==> flow/design.v <==
module booth_sel(
  input [2:0] src,
  output [3:0] sel
);
wire y_add,y,y_sub;
wire sel_negative,sel_double_negative,sel_positive,sel_double_positive;
assign {y_add,y,y_sub} = src;
assign sel_negative =  y_add & (y & ~y_sub | ~y & y_sub);
assign sel_positive = ~y_add & (y & ~y_sub | ~y & y_sub);
assign sel_double_negative =  y_add & ~y & ~y_sub;
assign sel_double_positive = ~y_add &  y &  y_sub;
assign sel={sel_negative,sel_positive,sel_double_negative,sel_double_positive};
endmodule
module booth_result_sel(
  input [3:0] sel,
  input [1:0] src,
  output      p 
);
wire x,x_sub;
wire sel_negative,sel_double_negative,sel_positive,sel_double_positive;
assign {sel_negative,sel_positive,sel_double_negative,sel_double_positive}=sel;
assign {x,x_sub} =src;
assign p = ~(~(sel_negative & ~x) & ~(sel_double_negative & ~x_sub) 
           & ~(sel_positive & x ) & ~(sel_double_positive &  x_sub));
endmodule
module booth_partial
#(
    parameter WIDTH = 34
)
(
  input [2*WIDTH-1:0]  x_src,
  input [2:0] y_src,
  output [2*WIDTH-1:0]   p_result,
  output                cout 
);
wire y_add,y,y_sub;
assign {y_add,y,y_sub} = y_src;
wire [3:0] sel;
wire sel_negative,sel_double_negative,sel_positive,sel_double_positive;
assign {sel_negative,sel_positive,sel_double_negative,sel_double_positive}=sel;
assign cout=sel_negative || sel_double_negative;
booth_sel booth_sel(
    .src    (y_src),
    .sel    (sel)
);
booth_result_sel partial0(.sel (sel), .src ({x_src[0],1'b0}), .p (p_result[0]));
genvar x;
generate for ( x =1;x<WIDTH*2;x=x+1) begin : gen_partial
    booth_result_sel partial(.sel (sel), .src (x_src[x:x-1]), .p (p_result[x]));
end endgenerate
endmodule
module switch_17x68bits(
   input [1155:0] part_group,
      output [1155:0] sw_group
);
wire [67:0] po16,po15,po14,po13,po12,po11,po10,po09,po08,po07,po06,po05,po04,po03,po02,po01,po00;
assign {po16,po15,po14,po13,po12,po11,po10,po09,po08,po07,po06,po05,po04,po03,po02,po01,po00} = part_group;
genvar x;
generate for ( x =0;x<68;x=x+1) begin : gen_switch
    assign sw_group[(x+1)*17-1:x*17] = {po16[x],po15[x],po14[x],po13[x],po12[x],po11[x],po10[x],po09[x],
                                     po08[x],po07[x],po06[x],po05[x],po04[x],po03[x],po02[x],po01[x],po00[x]};
end endgenerate
endmodule
module walloc_17bits(
    input [16:0] src_in,
    input [13:0]  cin,
    output [13:0] cout_group,
    output      cout,s
);
wire [13:0] c;
wire [4:0] first_s;
csa csa0 (.in (src_in[16:14]), .cout (c[4]), .s (first_s[4]) );
csa csa1 (.in (src_in[13:11]), .cout (c[3]), .s (first_s[3]) );
csa csa2 (.in (src_in[10:08]), .cout (c[2]), .s (first_s[2]) );
csa csa3 (.in (src_in[07:05]), .cout (c[1]), .s (first_s[1]) );
csa csa4 (.in (src_in[04:02]), .cout (c[0]), .s (first_s[0]) );
wire [3:0] secnod_s;
csa csa5 (.in ({first_s[4:2]}             ), .cout (c[8]), .s (secnod_s[3]));
csa csa6 (.in ({first_s[1:0],src_in[1]}   ), .cout (c[7]), .s (secnod_s[2]));
csa csa7 (.in ({src_in[0],cin[4:3]}       ), .cout (c[6]), .s (secnod_s[1]));
csa csa8 (.in ({cin[2:0]}                 ), .cout (c[5]), .s (secnod_s[0]));
wire [1:0] thrid_s;
csa csa9 (.in (secnod_s[3:1]          ), .cout (c[10]), .s (thrid_s[1]));
csa csaA (.in ({secnod_s[0],cin[6:5]} ), .cout (c[09]), .s (thrid_s[0]));
wire [1:0] fourth_s;
csa csaB (.in ({thrid_s[1:0],cin[10]} ),  .cout (c[12]), .s (fourth_s[1]));
csa csaC (.in ({cin[9:7]             }),  .cout (c[11]), .s (fourth_s[0]));
wire fifth_s;
csa csaD (.in ({fourth_s[1:0],cin[11]}),  .cout (c[13]), .s (fifth_s));
csa csaE (.in ({fifth_s,cin[13:12]}   ),  .cout (cout),  .s  (s));
assign cout_group = c;
endmodule
module csa(
  input [2:0] in,
  output cout,s
);
wire a,b,cin;
assign a=in[2];
assign b=in[1];
assign cin=in[0];
assign s = a ^ b ^ cin;
assign cout = a & b | b & cin | a & cin;
endmodule
module booth_walloc# (parameter COMPUTER_WIDTH=32,parameter WIDTH =COMPUTER_WIDTH+2)
(
  input               clk           ,
  input               reset         ,
  input  [COMPUTER_WIDTH:0] src1,
  input  [COMPUTER_WIDTH:0] src2,
  input         in_valid,
  output reg    in_ready,
  output reg    out_valid,
  output [COMPUTER_WIDTH*2-1:0] result
);
reg [WIDTH-1:0] multiplier;
reg [WIDTH*2-1:0] multiplicand;
reg first_doing;
wire ready_to_doing;
assign ready_to_doing = in_ready && in_valid;
always@(posedge clk ) begin
      if (reset ) begin
        in_ready <=1'b0;
      end
      else begin
        in_ready<=1'b1;
      end
      if (ready_to_doing) begin
        first_doing<=1'b1;
      end
      else begin
        first_doing <= 1'b0;
      end
      out_valid <= first_doing;
end
always @(posedge clk ) begin
  if (ready_to_doing) begin
    multiplicand <= {{WIDTH{src1[COMPUTER_WIDTH]}},src1};
    multiplier <= {src2[COMPUTER_WIDTH],src2};
  end
end
wire [1155:0] part_group;
wire [16:0]   part_cout;
booth_partial part0 (.x_src (multiplicand), .y_src({multiplier[1:0],1'b0}), 
                        .p_result (part_group[67:0]), .cout(part_cout[0]));
genvar x;
generate for ( x =1;x<17;x=x+1) begin : gen_walloc_partial
booth_partial part (
                    .x_src ({multiplicand[2*WIDTH-1-2*x:0],
                    {2*x{1'b0}}}), 
                    .y_src({multiplier[(x+1)*2-1:x*2-1]}), 
                    .p_result (part_group[(x+1)*68-1:x*68]), .cout(part_cout[x]));
end endgenerate
wire [1155:0] swo_group; 
switch_17x68bits switch (.part_group (part_group), .sw_group (swo_group));
wire [937:0] wt_cout; 
wire [66:0]  wt_c;
wire [67:0]  wt_s;
walloc_17bits walloc00 (.src_in (swo_group[16:0]), .cin({part_cout[13:0]}), 
                    .cout_group (wt_cout[13:0]),  .cout(wt_c[0]), .s (wt_s[0]));
genvar y;
generate for ( y =1;y<67;y=y+1) begin : gen_walloc
walloc_17bits walloc  (.src_in (swo_group[(y+1)*17-1:y*17]), .cin({wt_cout[y*14-1:(y-1)*14]}), 
                    .cout_group (wt_cout[(y+1)*14-1:y*14]),  .cout(wt_c[y]), .s (wt_s[y]));
end endgenerate
walloc_17bits walloc67(.src_in (swo_group[1155:1139]), .cin({wt_cout[937:924]}), 
                    .cout_group (),  .cout(), .s (wt_s[67]));
reg [67:0] wt_s_buf,wt_c_buf;
reg  part_next_highest_bit;
always@(posedge clk ) begin
  if (first_doing) begin
    wt_c_buf <= {wt_c,part_cout[14]};
    wt_s_buf <= {wt_s};
    part_next_highest_bit <= part_cout[15];
  end
end
wire [WIDTH*2-1:0] adder_a;
wire [WIDTH*2-1:0] adder_b;
wire              adder_cin;
wire [WIDTH*2-1:0] adder_result;
wire        adder_cout;
assign adder_a   = wt_c_buf;
assign adder_b   = wt_s_buf;
assign adder_cin = part_next_highest_bit;
assign {adder_cout, adder_result} = adder_a + adder_b + {{WIDTH*2-2{1'b0}},adder_cin};
assign result = adder_result[COMPUTER_WIDTH*2-1:0];
endmodule
# From RTL to reports: booth_walloc
# Tool output for the design above before and after an edit, in the order of the flow.
# Lines under "before" count in the file above, lines under "after" in the edited file.
# "change" is "after" less "before", of the values as shown.
# Library cell names are shortened.
# The mark -- stands for no value.
# setup
top,booth_walloc
clock_port,clk
library,sky130hd
pvt_corner,tt_025C_1v80

# Diff
# Unified diff, file above to edited file.
# This change comes from a script, not from a designer. The edited design behaves differently; no optimisation was intended.
# begin of diff
@@ -26,5 +26,5 @@
 module booth_partial
 #(
-    parameter WIDTH = 34
+    parameter WIDTH = 26
 )
 (
# end of diff

# Word-level counts
# Counts by Yosys on the flattened word-level netlist (proc, flatten, opt, wreduce; memories kept). Register bits leave out memories and registers merged into their read ports (data or address); mux counts leave out enables and synchronous resets folded into registers. Print and check cells are left out.
# bits
item,before,after,change
register_bits,198,181,-17
out_inout_bits,66,66,0
in_bits,69,69,0
# classes
item,before,after,change
bitwise,15741,12194,-3547
mux,2,2,0
reduce_logical,17,17,0
n_addsub,2,2,0
# ops
op,before,after,change
AND 1 bit,8186,6314,-1872
inverter 1 bit,4130,3110,-1020
bitwise XOR 1 bit,1707,1366,-341
bitwise OR 1 bit,1718,1404,-314
adder 64 x 1 -> 64 bit,1,0,-1
adder 64 bit,1,0,-1
adder 56 x 55 -> 57 bit,0,1,1
adder 57 x 1 -> 58 bit,0,1,1
# Operator kinds equal on both sides are left out: 3.

# Depth
# Depth = most cells in a row (Yosys ltp): at word level without a register or memory, in the mapped netlist without a sequential cell, where the memories' decode and read muxes count.
# depth
item,before,after,change
depth_word,28,28,0
abc_area,0,0,--
mapped_depth,21,17,-4

# Netlist
# Yosys stat after the flow's synthesis: flattened, memories mapped to cells. It holds for the ABC_AREA given above (unset counts as 0); a run with the other value may have another netlist.
# synth_totals
item,before,after,change
seqArea_um2,5915.7,5405.2,-510.5
ffs,198,181,-17
n_buf,452,419,-33
mapped_cells,4600,4068,-532
mapped_area_um2,42208.0,37363.3,-4844.7
# by_type
type,before,after,change
fa_1,768,669,-99
nor2_1,522,434,-88
inv_1,657,570,-87
a211oi_1,210,172,-38
xnor2_1,293,258,-35
xor2_1,298,269,-29
o22ai_1,3,32,29
clkbuf_1,372,346,-26
nand2_1,142,118,-24
o21ai_0,293,270,-23
edfxtp_1,195,178,-17
a22oi_1,246,231,-15
a21oi_1,91,104,13
nand4_1,14,25,11
ha_1,76,66,-10
o21ai_1,11,1,-10
a21o_1,32,24,-8
a221oi_1,35,28,-7
# Cell types equal on both sides are left out: 9.
# The list need not be complete.
# By module: a second synthesis without flattening, with its own total; a netlist apart from the flattened one above.
# unflattened
item,before,after,change
cells_unflattened,6548,5732,-816
hier_area_um2,66560.1,60093.9,-6466.2
# Rows give one instance, submodules left out.
# by_module_before
mod,cells,mod_area_um2,instances,mod_seq_area_um2
booth_result_sel,3,23.8,1156,0.0
csa,1,20.0,960,0.0
booth_walloc,760,9863.2,1,5915.7
switch_17x68bits,1156,8678.3,1,0.0
booth_sel,10,67.6,17,0.0
booth_partial,2,10.0,17,0.0
walloc_17bits,0,0.0,64,0.0
# by_module_after
mod,cells,mod_area_um2,instances,mod_seq_area_um2
booth_result_sel,3,23.8,884,0.0
csa,1,20.0,960,0.0
booth_walloc,760,9863.2,1,5915.7
switch_17x68bits,1156,8678.3,1,0.0
booth_sel,10,67.6,17,0.0
booth_partial,2,10.0,17,0.0
walloc_17bits,0,0.0,64,0.0

# Worst setup path after synthesis
# Source: OpenSTA report_checks on the synthesized netlist (no wires, ideal clock, input and output delay 20% of the period each), path of least setup slack; recovery checks are left aside. Register names are those of the netlist, which keeps one name where synthesis merged equal registers.
# synth_path
item,before,after,change
path_kind,register to register,register to register,--
from,register multiplier[0],register (name not given),--
to,register (name not given),register (name not given),--
path_slack_ns,-0.212,1.115,1.327
period_ns,7.5,7.5,0.0
t_first_pin_ns,0.000,0.000,0.000
required_time_ns,7.221,7.231,0.010
setup_ns,0.279,0.269,-0.010
t_arrival_ns,7.433,6.116,-1.317
delay_ns,7.712,6.385,-1.327
driving_pins,18,11,-7
synth_period_reached_ns,7.712,6.385,-1.327
# "delay_ns" is the arrival time less input delay plus setup time.
# "driving_pins" counts driving pins, that of a launching flip-flop among them; a cell with two outputs on the path counts twice.
# "synth_period_reached_ns" is the clock period less the worst setup slack; recovery checks do not enter. This is arithmetic on one report: input and output delays are still those of the set period (20% each).
# The rows between start and end are the longest chain of elaborated cells between them; the timing report does not say that the signal goes this way. Where chains are equally long, one stands for them.
# A line is the first line of the expression or statement that the cell stems from. Yosys adds cells for indexed reads and writes and turns some case tables into memories.
# synth_between_before
path_cell_list,edfxtp_1 > clkbuf_1 > nor2b_1 > clkbuf_1 > mux2i_1 > fa_1 > fa_1 > inv_1 > fa_1 > inv_1 > fa_1 > xor2_1 > xnor2_1 > xnor2_1 > xnor2_1 > xnor2_1 > xnor2_1 > xnor2_1
elab_chain_cells,21
cells_between,127
classes_between,logic (127)
# synth_rtl_before
item,line_no,text
"start, declared",115,reg [WIDTH-1:0] multiplier;
"start, assigned",138,"multiplier <= {src2[COMPUTER_WIDTH],src2};"
inverter 1 bit,10,assign sel_double_negative =  y_add & ~y & ~y_sub;
AND 1 bit,10,
AND 1 bit,23,assign p = ~(~(sel_negative & ~x) & ~(sel_double_negative & ~x_sub)
inverter 1 bit,23,
AND 1 bit x2,23,
inverter 1 bit,23,
AND 1 bit,102,assign cout = a & b | b & cin | a & cin;
bitwise OR 1 bit x2,102,
AND 1 bit,102,
bitwise OR 1 bit x2,102,
AND 1 bit,102,
bitwise OR 1 bit x2,102,
AND 1 bit,102,
bitwise OR 1 bit x2,102,
bitwise XOR 1 bit x2,101,assign s = a ^ b ^ cin;
# synth_between_after
path_cell_list,edfxtp_1 > clkbuf_1 > clkbuf_1 > buf_1 > mux2i_1 > fa_1 > fa_1 > inv_1 > fa_1 > fa_1 > fa_1
elab_chain_cells,17
cells_between,50
lines_between,4
classes_between,logic (50)
# synth_rtl_after
item,line_no,text
inverter 1 bit,23,assign p = ~(~(sel_negative & ~x) & ~(sel_double_negative & ~x_sub)
AND 1 bit,23,
inverter 1 bit,23,
AND 1 bit x2,23,
inverter 1 bit,23,
AND 1 bit,102,assign cout = a & b | b & cin | a & cin;
bitwise OR 1 bit x2,102,
bitwise XOR 1 bit x8,101,assign s = a ^ b ^ cin;

# Worst path after layout
# Path of least setup slack in the final report of the runs of set A (OpenROAD, finished layout, wires in). Where an end is a register, its clock arrival counts in the times.
# layout_path
item,before,after,change
path_kind,register to output,register to output,--
from,register (name not given),register (name not given),--
to,output result[62],output result[50],--
output_delay_ns,1.33,1.33,0.00
t_arrival_ns,5.05,4.87,-0.18
path_slack_ns,0.28,0.46,0.18
period_ns,6.67,6.67,0.00
t_first_pin_ns,0.53,0.53,0.00
driving_pins,16,16,0
required_time_ns,5.34,5.34,0.00
# The rows between start and end are the longest chain of elaborated cells between them; the timing report does not say that the signal goes this way. Where chains are equally long, one stands for them.
# layout_between_before
path_cell_list,edfxtp_1 > inv_1 > fa_1 > inv_1 > fa_1 > a211oi_1 > o21ai_2 > o2111ai_2 > a21boi_2 > a211oi_2 > buf_4 > o31ai_4 > a2111oi_2 > o41ai_2 > xor2_1 > clkdlybuf4s50_1
elab_chain_cells,2
cells_between,2
lines_between,1
classes_between,add/sub (2)
# layout_rtl_before
item,line_no,text
adder 64 bit,184,"assign {adder_cout, adder_result} = adder_a + adder_b + {{WIDTH*2-2{1'b0}},adder_cin};"
adder 64 x 1 -> 64 bit,184,
"end, declared",113,output [COMPUTER_WIDTH*2-1:0] result
# layout_between_after
path_cell_list,edfxtp_1 > inv_1 > fa_1 > inv_1 > fa_1 > a21o_1 > a221oi_4 > a211oi_1 > a311o_1 > a311oi_2 > nor2_1 > buf_4 > a211oi_2 > o221ai_2 > xnor2_1 > clkdlybuf4s50_1
elab_chain_cells,2
cells_between,2
lines_between,1
classes_between,add/sub (2)
# layout_rtl_after
item,line_no,text
adder 56 x 55 -> 57 bit,184,"assign {adder_cout, adder_result} = adder_a + adder_b + {{WIDTH*2-2{1'b0}},adder_cin};"
adder 57 x 1 -> 58 bit,184,
"end, declared",113,output [COMPUTER_WIDTH*2-1:0] result

# Layout results
# Runs of the flow (Yosys, OpenROAD) on both versions; the two runs of a pair have the same settings. The constraints put input and output delay at 20% of the set period each and load the outputs with 0.01 pF.
# flow_settings_set_A
period_ns,6.67
CAP_MARGIN,20
CORE_MARGIN,2
CORE_UTILIZATION,40
SLEW_MARGIN,20
# measured_set_A
item,before,after,change
setupTns_ns,0.000,0.000,0.000
final_util_frac,0.44,0.437,-0.003
synthesis_area_um2,42208.0,37363.3,-4844.7
achieved_clock_period_ns,6.388,6.207,-0.181
total_die_area_um2,108136.0,95867.6,-12268.4
final_setup_ws_ns,0.282,0.463,0.181
design_power_mw,23.888,20.323,-3.565
finalCellArea_um2,46159.3,40629.0,-5530.3
final_hold_ws_ns,0.662,0.752,0.090
# flow_settings_set_B
CELL_PAD_IN_SITES_DETAIL_PLACEMENT,1
CELL_PAD_IN_SITES_GLOBAL_PLACEMENT,2
CORE_UTILIZATION,32
CTS_CLUSTER_SIZE,54
GPL_TIMING_DRIVEN,1
PLACE_DENSITY_LB_ADDON,0.12
SETUP_SLACK_MARGIN,0.99
period_ns,8.88
CAP_MARGIN,20
CORE_MARGIN,2
SLEW_MARGIN,20
# measured_set_B
item,before,after,change
setupTns_ns,0.000,0.000,0.000
final_util_frac,0.349,0.35,0.001
synthesis_area_um2,42208.0,37363.3,-4844.7
achieved_clock_period_ns,7.166,7.193,0.027
total_die_area_um2,134821.0,119508.0,-15313.0
final_setup_ws_ns,1.714,1.687,-0.027
design_power_mw,19.324,15.261,-4.063
finalCellArea_um2,45757.6,40588.9,-5168.7
final_hold_ws_ns,0.785,0.846,0.061
# By "achieved_clock_period_ns" is meant the clock period of the run minus its worst setup slack. This is arithmetic on one report: input and output delays are still those of the set period (20% each).
# "design_power_mw": no workload was simulated; the value follows from the tool's default switching activity.
